==> flow/design.v <==
module jt49_dcrm2 #(parameter sw=8) (
    input                clk,
    input                cen,
    input                rst,
    input         [sw-1:0]  din,
    output signed [sw-1:0]  dout
);
localparam dw=10;  
reg  signed [sw+dw:0] integ, exact, error;
reg  signed [sw:0] pre_dout;
reg signed [sw:0] q;
always @(*) begin
    exact = integ+error;
    q = exact[sw+dw:dw];
    pre_dout  = { 1'b0, din } - q;
end
assign dout = pre_dout[sw-1:0];
always @(posedge clk)
    if( rst ) begin
        integ <= {sw+dw+1{1'b0}};
        error <= {sw+dw+1{1'b0}};
    end else if( cen ) begin
        integ <= integ + pre_dout;  
        error <= exact-{q, {dw{1'b0}}};
    end
endmodule
module iir_1st_order
#(
	parameter COEFF_WIDTH = 18,
	parameter COEFF_SCALE = 15,
	parameter DATA_WIDTH  = 16,
	parameter COUNT_BITS  = 10
)
(
	input clk,
	input reset,
	input [COUNT_BITS - 1 : 0] div,
	input signed [COEFF_WIDTH - 1 : 0] A2, B1, B2,
   input signed [DATA_WIDTH - 1 :0] in,
   output [DATA_WIDTH - 1:0] out
);
	reg signed [DATA_WIDTH-1:0] x0,x1,y0;
	reg signed [DATA_WIDTH + COEFF_WIDTH - 1 : 0] out32;
	reg [COUNT_BITS - 1:0] count;
	assign out = y0;
	always @ (*) begin
		out32 <= (B1*x0 + B2*x1) - A2*y0;  
	end
	always @ (posedge clk) begin
		if(reset) begin
			count <= 0;
			x0 <= 0;
			x1 <= 0;
			y0 <= 0;
		end
		else begin
			count <= count + 1'd1;
			if (count == div - 1) begin
					count <= 0;
					y0 <= {out32[DATA_WIDTH + COEFF_WIDTH - 1] , out32[COEFF_SCALE + DATA_WIDTH - 2 : COEFF_SCALE]};
					x1 <= x0;
					x0 <= in;
			end
		end
	end
endmodule  
module iir_2nd_order
#(
	parameter COEFF_WIDTH = 18,
	parameter COEFF_SCALE = 14,
	parameter DATA_WIDTH  = 16,
	parameter COUNT_BITS  = 10
)
(
	input clk,
	input reset,
	input [COUNT_BITS - 1 : 0] div,
	input signed [COEFF_WIDTH - 1 : 0] A2, A3, B1, B2, B3,
   input signed [DATA_WIDTH - 1 : 0] in,
   output [DATA_WIDTH - 1 : 0] out
);
	reg signed [DATA_WIDTH-1 : 0] x0,x1,x2;
	reg signed [DATA_WIDTH-1 : 0] y0,y1;
	reg signed [(DATA_WIDTH + COEFF_WIDTH - 1) : 0] out32;
	reg [COUNT_BITS : 0] count;
	assign out = y0;
	always @ (*) begin
		out32 <= (B1*x0 + B2*x1 + B3*x2) - (A2*y0 + A3*y1);  
	end
	always @ (posedge clk) begin
		if(reset) begin
			count <=  0;
			x0 <= 0;
			x1 <= 0;
			x2 <= 0;
			y0 <= 0;
			y1 <= 0; 
		end
		else begin
			count <= count + 1'd1;
			if (count == div - 1) begin
					count <= 0;
					y1 <= y0;
					y0 <= {out32[DATA_WIDTH + COEFF_WIDTH - 1] , out32[(DATA_WIDTH + COEFF_SCALE - 2) : COEFF_SCALE]};
					x2 <= x1;
					x1 <= x0;
					x0 <= in;
			end
		end
	end
endmodule  
module arkanoid_lpf(
	input clk,
	input reset,
	input signed [15:0] in,
	output signed [15:0] out);
	wire [9:0] div = 10'd256;  
	wire signed [17:0] A2;
	wire signed [17:0] B2;
	wire signed [17:0] B1;
	wire signed [15:0] audio_post_lpf1;
	assign A2 = -18'd18211;
	assign B1 = 18'd7278;
	assign B2 = 18'd7278;
	iir_1st_order lpf6db(.clk(clk),
								.reset(reset),
								.div(div),
								.A2(A2),
								.B1(B1),
								.B2(B2),
								.in(in),
								.out(audio_post_lpf1)); 
	assign out = audio_post_lpf1;
endmodule
module arkanoid_audio
(
	input                clk_48m,
	input                reset,       
	input          [9:0] sound_raw,   
	input                pause,
	input                vol_boost,
	output signed [15:0] sound
);
reg [8:0] div;
always @(posedge clk_48m) begin
	if(!reset)
		div <= 9'd0;
	else
		div <= div + 9'd1;
end
wire dcrm_cen = !div;
wire signed [15:0] sound_dcrm;
jt49_dcrm2 #(16) dcrm
(
	.clk(clk_48m),
	.cen(dcrm_cen),
	.rst(~reset),
	.din({5'd0, sound_raw}),
	.dout(sound_dcrm)
);
wire signed [15:0] sound_filtered;
arkanoid_lpf lpf
(
	.clk(clk_48m),
	.reset(~reset),
	.in(sound_dcrm),
	.out(sound_filtered)
);
assign sound = pause ? 16'd0 : vol_boost ? (sound_filtered <<< 16'd5) : (sound_filtered <<< 16'd4);
endmodule
==> From RTL to reports: arkanoid_audio <==
The steps from the RTL of arkanoid_audio to its reports follow in flow order.
Lines are those of the file above, counted from 1.
{ "design": {"top_module": "arkanoid_audio", "clock": "clk_48m", "cell_library": "sky130hd", "corner": "tt_025C_1v80"} }

==> Word level <==
Yosys after proc, flatten, opt, wreduce and memory -nomap, before mapping. Enables and synchronous resets that opt folds into registers are not counted as muxes. Memory bits, and registers merged into a memory's read port (data or address), are not among the register bits. Print and check cells are not counted. Equal cells are merged and count once.
{ "bits": {"regBits": 121, "memories": 0, "ram_bits": 0, "romBits": 0, "clocked_rd_ports_x_width": 0, "input_bits": 14, "latch_bits": 0} }
{ "op_classes": {"shift": 0, "addsub": 8, "multipliers": 3, "div": 0, "mux": 2, "n_reduce_logical": 2, "bitwise": 1, "n_cmp": 0, "equal": 1} }
{ "ops": {"columns": ["cell", "count"], "rows": [
  ["13-bit by 16-bit multiplier with 29-bit output with constant A", 2],
  ["16-bit by 16-bit multiplier with 32-bit output with constant A", 1],
  ["31-bit by 32-bit subtractor with 33-bit output", 1],
  ["16-bit 2-to-1 mux", 2],
  ["30-bit by 30-bit adder with 31-bit output", 1],
  ["27-bit by 17-bit adder with 27-bit output", 1],
  ["27-bit adder", 1],
  ["27-bit subtractor", 1],
  ["10-bit by 17-bit subtractor with 17-bit output", 1],
  ["10-bit by 1-bit adder with 10-bit output with constant B", 1],
  ["10-bit by 8-bit == test with 1-bit output with constant B", 1],
  ["9-bit by 1-bit adder with 9-bit output with constant B", 1],
  ["9-bit zero test", 1],
  ["2-bit OR reduction", 1],
  ["1-bit NOT", 1]
]} }

==> Logic depth <==
Longest topological path by Yosys (ltp), each cell counted once; first at word level (registers and memories cut), then after technology mapping (sequential cells cut; the memories' decode and read muxes count).
{ "logic_depth": {"depth_word": 3, "ABC_AREA": 0, "mapped_depth": 41, "ltp_nobuf": 41} }

==> Netlist <==
The flow's flattened synthesis, as Yosys stat reports it; memories are mapped. The netlist is that of the ABC_AREA named above (0 if unset); the other value can give another one.
{ "types": {"columns": ["cell", "count"], "rows": [
  ["sky130_fd_sc_hd__fa_1", 355],
  ["sky130_fd_sc_hd__ha_1", 336],
  ["sky130_fd_sc_hd__inv_1", 575],
  ["sky130_fd_sc_hd__dfxtp_1", 104],
  ["sky130_fd_sc_hd__xnor2_1", 109],
  ["sky130_fd_sc_hd__a21oi_1", 158],
  ["sky130_fd_sc_hd__nand2_1", 171],
  ["sky130_fd_sc_hd__xor2_1", 52],
  ["sky130_fd_sc_hd__nor2_1", 117],
  ["sky130_fd_sc_hd__a21o_1", 56],
  ["sky130_fd_sc_hd__o21ai_0", 51],
  ["sky130_fd_sc_hd__mux2i_1", 20],
  ["sky130_fd_sc_hd__nand3_1", 32],
  ["sky130_fd_sc_hd__a211oi_1", 19],
  ["sky130_fd_sc_hd__nand4_1", 20],
  ["sky130_fd_sc_hd__clkbuf_1", 33],
  ["sky130_fd_sc_hd__nor3_1", 23],
  ["sky130_fd_sc_hd__o21bai_1", 15]
]} }
Not listed: further types 68, cells in them 217.
{ "mapped": {"area_um2": 22181.3, "stdcells": 2463, "flip_flops": 104, "buffers": 47} }
By module: a second synthesis without flattening, with its own total; a netlist apart from the flattened one above.
{ "unflattened": {"hier_cells": 4175, "hier_area_um2": 38824.7} }
Rows give one instance, submodules left out.
{ "by_module": {"columns": ["module", "cells", "mod_seq_area_um2", "n_inst", "mod_area_um2"], "rows": [
  ["iir_1st_order", 3635, 1161.1, 1, 34365.5],
  ["jt49_dcrm2 #(sw=16)", 464, 740.7, 1, 3861.2],
  ["arkanoid_audio", 74, 180.2, 1, 590.6],
  ["arkanoid_lpf", 2, 0.0, 1, 7.5]
]} }

==> Path before layout <==
OpenSTA on the mapped netlist: ideal clock, no wires. The path of least setup slack (recovery checks aside). Input and output delay are each 20% of the period. Register names are those of the netlist, which keeps one name where synthesis merged equal registers.
{ "synth_path": {"kind": "register -> register", "from": "register lpf.lpf6db.x0[8]", "to": "register lpf.lpf6db.y0[15]", "t_arrival_ps": 9374, "path_buffers": 0, "driving_pins": 38, "required_ps": 19914, "setup_slack_ps": 10541, "delay_ps": 9460, "tclk_ps": 20000, "synth_period_reached_ps": 9459} }
"delay_ps" = arrival - input delay + setup time.
"driving_pins": output pins that drive a net of the path, with the launching flip-flop's if there is one; two outputs of one cell count as two.
"synth_period_reached_ps" is the clock period less the worst setup slack; recovery checks do not enter. This is arithmetic on one report: input and output delays are still those of the set period (20% each).
The rows between start and end are the longest chain of elaborated cells between them; the timing report does not say that the signal goes this way. Where chains are equally long, one stands for them.
Each line given opens the expression or statement behind the cell; cells for indexed reads and writes are added by Yosys, which also makes memories of some case tables.
{ "synth_via": {"path_cell_list": "sky130_fd_sc_hd__dfxtp_1 sky130_fd_sc_hd__ha_1 sky130_fd_sc_hd__inv_1 sky130_fd_sc_hd__fa_1 sky130_fd_sc_hd__fa_1 sky130_fd_sc_hd__fa_1 sky130_fd_sc_hd__fa_1 sky130_fd_sc_hd__inv_1 sky130_fd_sc_hd__ha_1 sky130_fd_sc_hd__a21o_1 sky130_fd_sc_hd__a21oi_1 sky130_fd_sc_hd__a21boi_0 sky130_fd_sc_hd__a311o_1 sky130_fd_sc_hd__a31o_2 sky130_fd_sc_hd__a21oi_1 sky130_fd_sc_hd__nand2b_1 sky130_fd_sc_hd__o32ai_1 sky130_fd_sc_hd__nor2_1 [2 not listed] sky130_fd_sc_hd__fa_1 sky130_fd_sc_hd__fa_1 sky130_fd_sc_hd__inv_1 sky130_fd_sc_hd__fa_1 sky130_fd_sc_hd__inv_1 sky130_fd_sc_hd__fa_1 sky130_fd_sc_hd__fa_1 sky130_fd_sc_hd__inv_1 sky130_fd_sc_hd__ha_1 sky130_fd_sc_hd__a21o_1 sky130_fd_sc_hd__a21o_1 sky130_fd_sc_hd__a21o_1 sky130_fd_sc_hd__a21o_1 sky130_fd_sc_hd__a21o_1 sky130_fd_sc_hd__a21oi_1 sky130_fd_sc_hd__o31ai_1 sky130_fd_sc_hd__xnor2_1 sky130_fd_sc_hd__a211oi_1", "elab_chain_len": 3, "cells_between": 3, "cone_classes": "add/sub (2); mul (1)"} }
{ "synth_lines": {"columns": ["element", "line_no", "source"], "rows": [
  ["start: declaration", 42, "reg signed [DATA_WIDTH-1:0] x0,x1,y0;"],
  ["start: assignment", 52, "x0 <= 0;"],
  ["start: assignment", 62, "x0 <= in;"],
  ["13-bit by 16-bit multiplier with 29-bit output", 47, "out32 <= (B1*x0 + B2*x1) - A2*y0;"],
  ["30-bit by 30-bit adder with 31-bit output", 47, null],
  ["31-bit by 32-bit subtractor with 33-bit output", 47, null],
  ["end: assignment", 54, "y0 <= 0;"],
  ["end: assignment", 60, "y0 <= {out32[DATA_WIDTH + COEFF_WIDTH - 1] , out32[COEFF_SCALE + DATA_WIDTH - 2 : COEFF_SCALE]};"],
  ["end: declaration", 42, null]
]} }

==> Path in the finished layout <==
Path of least setup slack in the final report of run B (OpenROAD, finished layout, wires in). Where an end is a register, its clock arrival counts in the times.
The path's times are printed in steps of 10 ps; the period is the one set.
{ "layout_path": {"kind": "register -> register", "from": "register lpf.lpf6db.x0[8]", "to": "register lpf.lpf6db.y0[15]", "required_ps": 10610, "setup_slack_ps": 470, "path_buffers": 0, "tclk_ps": 10300, "t_arrival_ps": 10150, "driving_pins": 38} }
The rows between start and end are the longest chain of elaborated cells between them; the timing report does not say that the signal goes this way. Where chains are equally long, one stands for them.
{ "layout_via": {"path_cell_list": "sky130_fd_sc_hd__dfxtp_1 sky130_fd_sc_hd__ha_1 sky130_fd_sc_hd__inv_1 sky130_fd_sc_hd__fa_1 sky130_fd_sc_hd__fa_1 sky130_fd_sc_hd__inv_1 sky130_fd_sc_hd__fa_1 sky130_fd_sc_hd__inv_1 sky130_fd_sc_hd__fa_1 sky130_fd_sc_hd__inv_1 sky130_fd_sc_hd__ha_1 sky130_fd_sc_hd__a211oi_1 sky130_fd_sc_hd__o211a_1 sky130_fd_sc_hd__o31ai_2 sky130_fd_sc_hd__a31oi_2 sky130_fd_sc_hd__nor2b_1 sky130_fd_sc_hd__o21ai_2 sky130_fd_sc_hd__o21ai_0 [2 not listed] sky130_fd_sc_hd__inv_1 sky130_fd_sc_hd__fa_1 sky130_fd_sc_hd__fa_1 sky130_fd_sc_hd__fa_1 sky130_fd_sc_hd__fa_1 sky130_fd_sc_hd__fa_1 sky130_fd_sc_hd__inv_1 sky130_fd_sc_hd__ha_2 sky130_fd_sc_hd__a21o_1 sky130_fd_sc_hd__a21o_1 sky130_fd_sc_hd__a21o_1 sky130_fd_sc_hd__a21o_1 sky130_fd_sc_hd__a21o_1 sky130_fd_sc_hd__a21o_1 sky130_fd_sc_hd__a21oi_2 sky130_fd_sc_hd__o31ai_1 sky130_fd_sc_hd__xnor2_1 sky130_fd_sc_hd__a211oi_1", "elab_chain_len": 3, "cells_between": 3, "cone_classes": "add/sub (2); mul (1)"} }
{ "layout_lines": {"columns": ["element", "line_no", "source"], "rows": [
  ["start: declaration", 42, "reg signed [DATA_WIDTH-1:0] x0,x1,y0;"],
  ["start: assignment", 52, "x0 <= 0;"],
  ["start: assignment", 62, "x0 <= in;"],
  ["13-bit by 16-bit multiplier with 29-bit output", 47, "out32 <= (B1*x0 + B2*x1) - A2*y0;"],
  ["30-bit by 30-bit adder with 31-bit output", 47, null],
  ["31-bit by 32-bit subtractor with 33-bit output", 47, null],
  ["end: assignment", 54, "y0 <= 0;"],
  ["end: assignment", 60, "y0 <= {out32[DATA_WIDTH + COEFF_WIDTH - 1] , out32[COEFF_SCALE + DATA_WIDTH - 2 : COEFF_SCALE]};"],
  ["end: declaration", 42, null]
]} }

--- measured runs ---
Record of 5 stored runs of the RTL-to-layout flow on arkanoid_audio, platform sky130hd. The runs are unordered. Constraints: input delay and output delay 20% of the set period each, output load 0.01 pF.
"achieved_clock_period_ps": clock period set for the run, less the worst setup slack. It is reckoned from that one timing run; input and output delays stay at 20% of the period that was set.
By "worst_path_allowed_less_slack_ps" is meant the share of the clock period that the worst setup path is allowed (20% is reserved at inputs, 20% at outputs), minus its slack. Clock arrival times at its registers enter into it.
"design_power_mw": no workload was simulated; the value follows from the tool's default switching activity.
"worst_path_allowed_less_slack_ps" is known to 10 ps.
[
  {
    "run": "run A",
    "settings": { "ABC_AREA": 1, "CELL_PAD_IN_SITES_DETAIL_PLACEMENT": 2, "CORE_ASPECT_RATIO": 1.11, "CORE_MARGIN": 3, "CORE_UTILIZATION": 58, "CTS_CLUSTER_SIZE": 45, "HOLD_SLACK_MARGIN": 0.19, "TNS_END_PERCENT": 40, "period_ns": 17.0, "CAP_MARGIN": 20, "SLEW_MARGIN": 20 },
    "outcome": "not finished: placement ended with error DPL-0033"
  },
  {
    "run": "run B",
    "settings": { "CORE_UTILIZATION": 40, "period_ns": 10.3, "CAP_MARGIN": 20, "CORE_MARGIN": 2, "SLEW_MARGIN": 20 },
    "results": { "design_power_mw": 2.017, "worst_path_allowed_less_slack_ps": 9830, "worst_setup_path_type": "register -> register", "synth_chip_area_um2": 22181.3, "setup_worst_slack_ps": 466, "util_pct": 42.9, "timing.setup.tns_ps": 0, "post_route_stdcell_area_um2": 23578.9, "dieArea_um2": 57353.1, "achieved_clock_period_ps": 9834, "fin_hold_ws_ps": 462 }
  },
  {
    "run": "run C",
    "settings": { "ABC_AREA": 1, "CELL_PAD_IN_SITES_DETAIL_PLACEMENT": 0, "CORE_ASPECT_RATIO": 0.89, "CORE_MARGIN": 4, "CORE_UTILIZATION": 20, "CTS_CLUSTER_DIAMETER": 251, "CTS_CLUSTER_SIZE": 55, "GPL_ROUTABILITY_DRIVEN": 0, "HOLD_SLACK_MARGIN": 0.12, "MAX_ROUTING_LAYER": "met4", "MIN_ROUTING_LAYER": "met1", "PLACE_DENSITY": 0.94, "SLEW_MARGIN": 40, "TNS_END_PERCENT": 50, "period_ns": 8.89, "CAP_MARGIN": 20 },
    "results": { "post_route_stdcell_area_um2": 27707.8, "fin_hold_ws_ps": 451, "setup_worst_slack_ps": -518, "achieved_clock_period_ps": 9408, "timing.setup.tns_ps": -4091, "worst_path_allowed_less_slack_ps": 9410, "worst_setup_path_type": "register -> register", "synth_chip_area_um2": 23037.1, "design_power_mw": 3.092, "util_pct": 24.2, "dieArea_um2": 120688.0 }
  },
  {
    "run": "run D",
    "settings": { "CELL_PAD_IN_SITES_DETAIL_PLACEMENT": 1, "CORE_ASPECT_RATIO": 0.89, "CORE_MARGIN": 4, "CORE_UTILIZATION": 20, "CTS_CLUSTER_DIAMETER": 231, "CTS_CLUSTER_SIZE": 55, "GPL_ROUTABILITY_DRIVEN": 0, "HOLD_SLACK_MARGIN": 0.12, "MAX_ROUTING_LAYER": "met4", "MIN_ROUTING_LAYER": "met1", "PLACE_DENSITY": 0.94, "SLEW_MARGIN": 5, "TNS_END_PERCENT": 50, "period_ns": 8.89, "CAP_MARGIN": 20 },
    "results": { "setup_worst_slack_ps": -1472, "design_power_mw": 2.665, "worst_path_allowed_less_slack_ps": 10360, "worst_setup_path_type": "register -> register", "synth_chip_area_um2": 22181.3, "fin_hold_ws_ps": 471, "util_pct": 24.5, "post_route_stdcell_area_um2": 26834.5, "dieArea_um2": 116307.0, "timing.setup.tns_ps": -14695, "achieved_clock_period_ps": 10362 }
  },
  {
    "run": "run E",
    "settings": { "CELL_PAD_IN_SITES_DETAIL_PLACEMENT": 0, "CORE_ASPECT_RATIO": 0.89, "CORE_MARGIN": 7, "CORE_UTILIZATION": 20, "CTS_CLUSTER_SIZE": 55, "GPL_ROUTABILITY_DRIVEN": 0, "HOLD_SLACK_MARGIN": 0.12, "MAX_ROUTING_LAYER": "met4", "MIN_ROUTING_LAYER": "met2", "PLACE_DENSITY_LB_ADDON": 0.09, "SLEW_MARGIN": 40, "period_ns": 8.89, "CAP_MARGIN": 20 },
    "results": { "timing.setup.tns_ps": -3804, "util_pct": 24.9, "achieved_clock_period_ps": 9544, "dieArea_um2": 120442.0, "synth_chip_area_um2": 22181.3, "worst_path_allowed_less_slack_ps": 9540, "worst_setup_path_type": "register -> register", "design_power_mw": 2.530, "setup_worst_slack_ps": -654, "fin_hold_ws_ps": 466, "post_route_stdcell_area_um2": 27456.3 }
  }
]
--- end ---
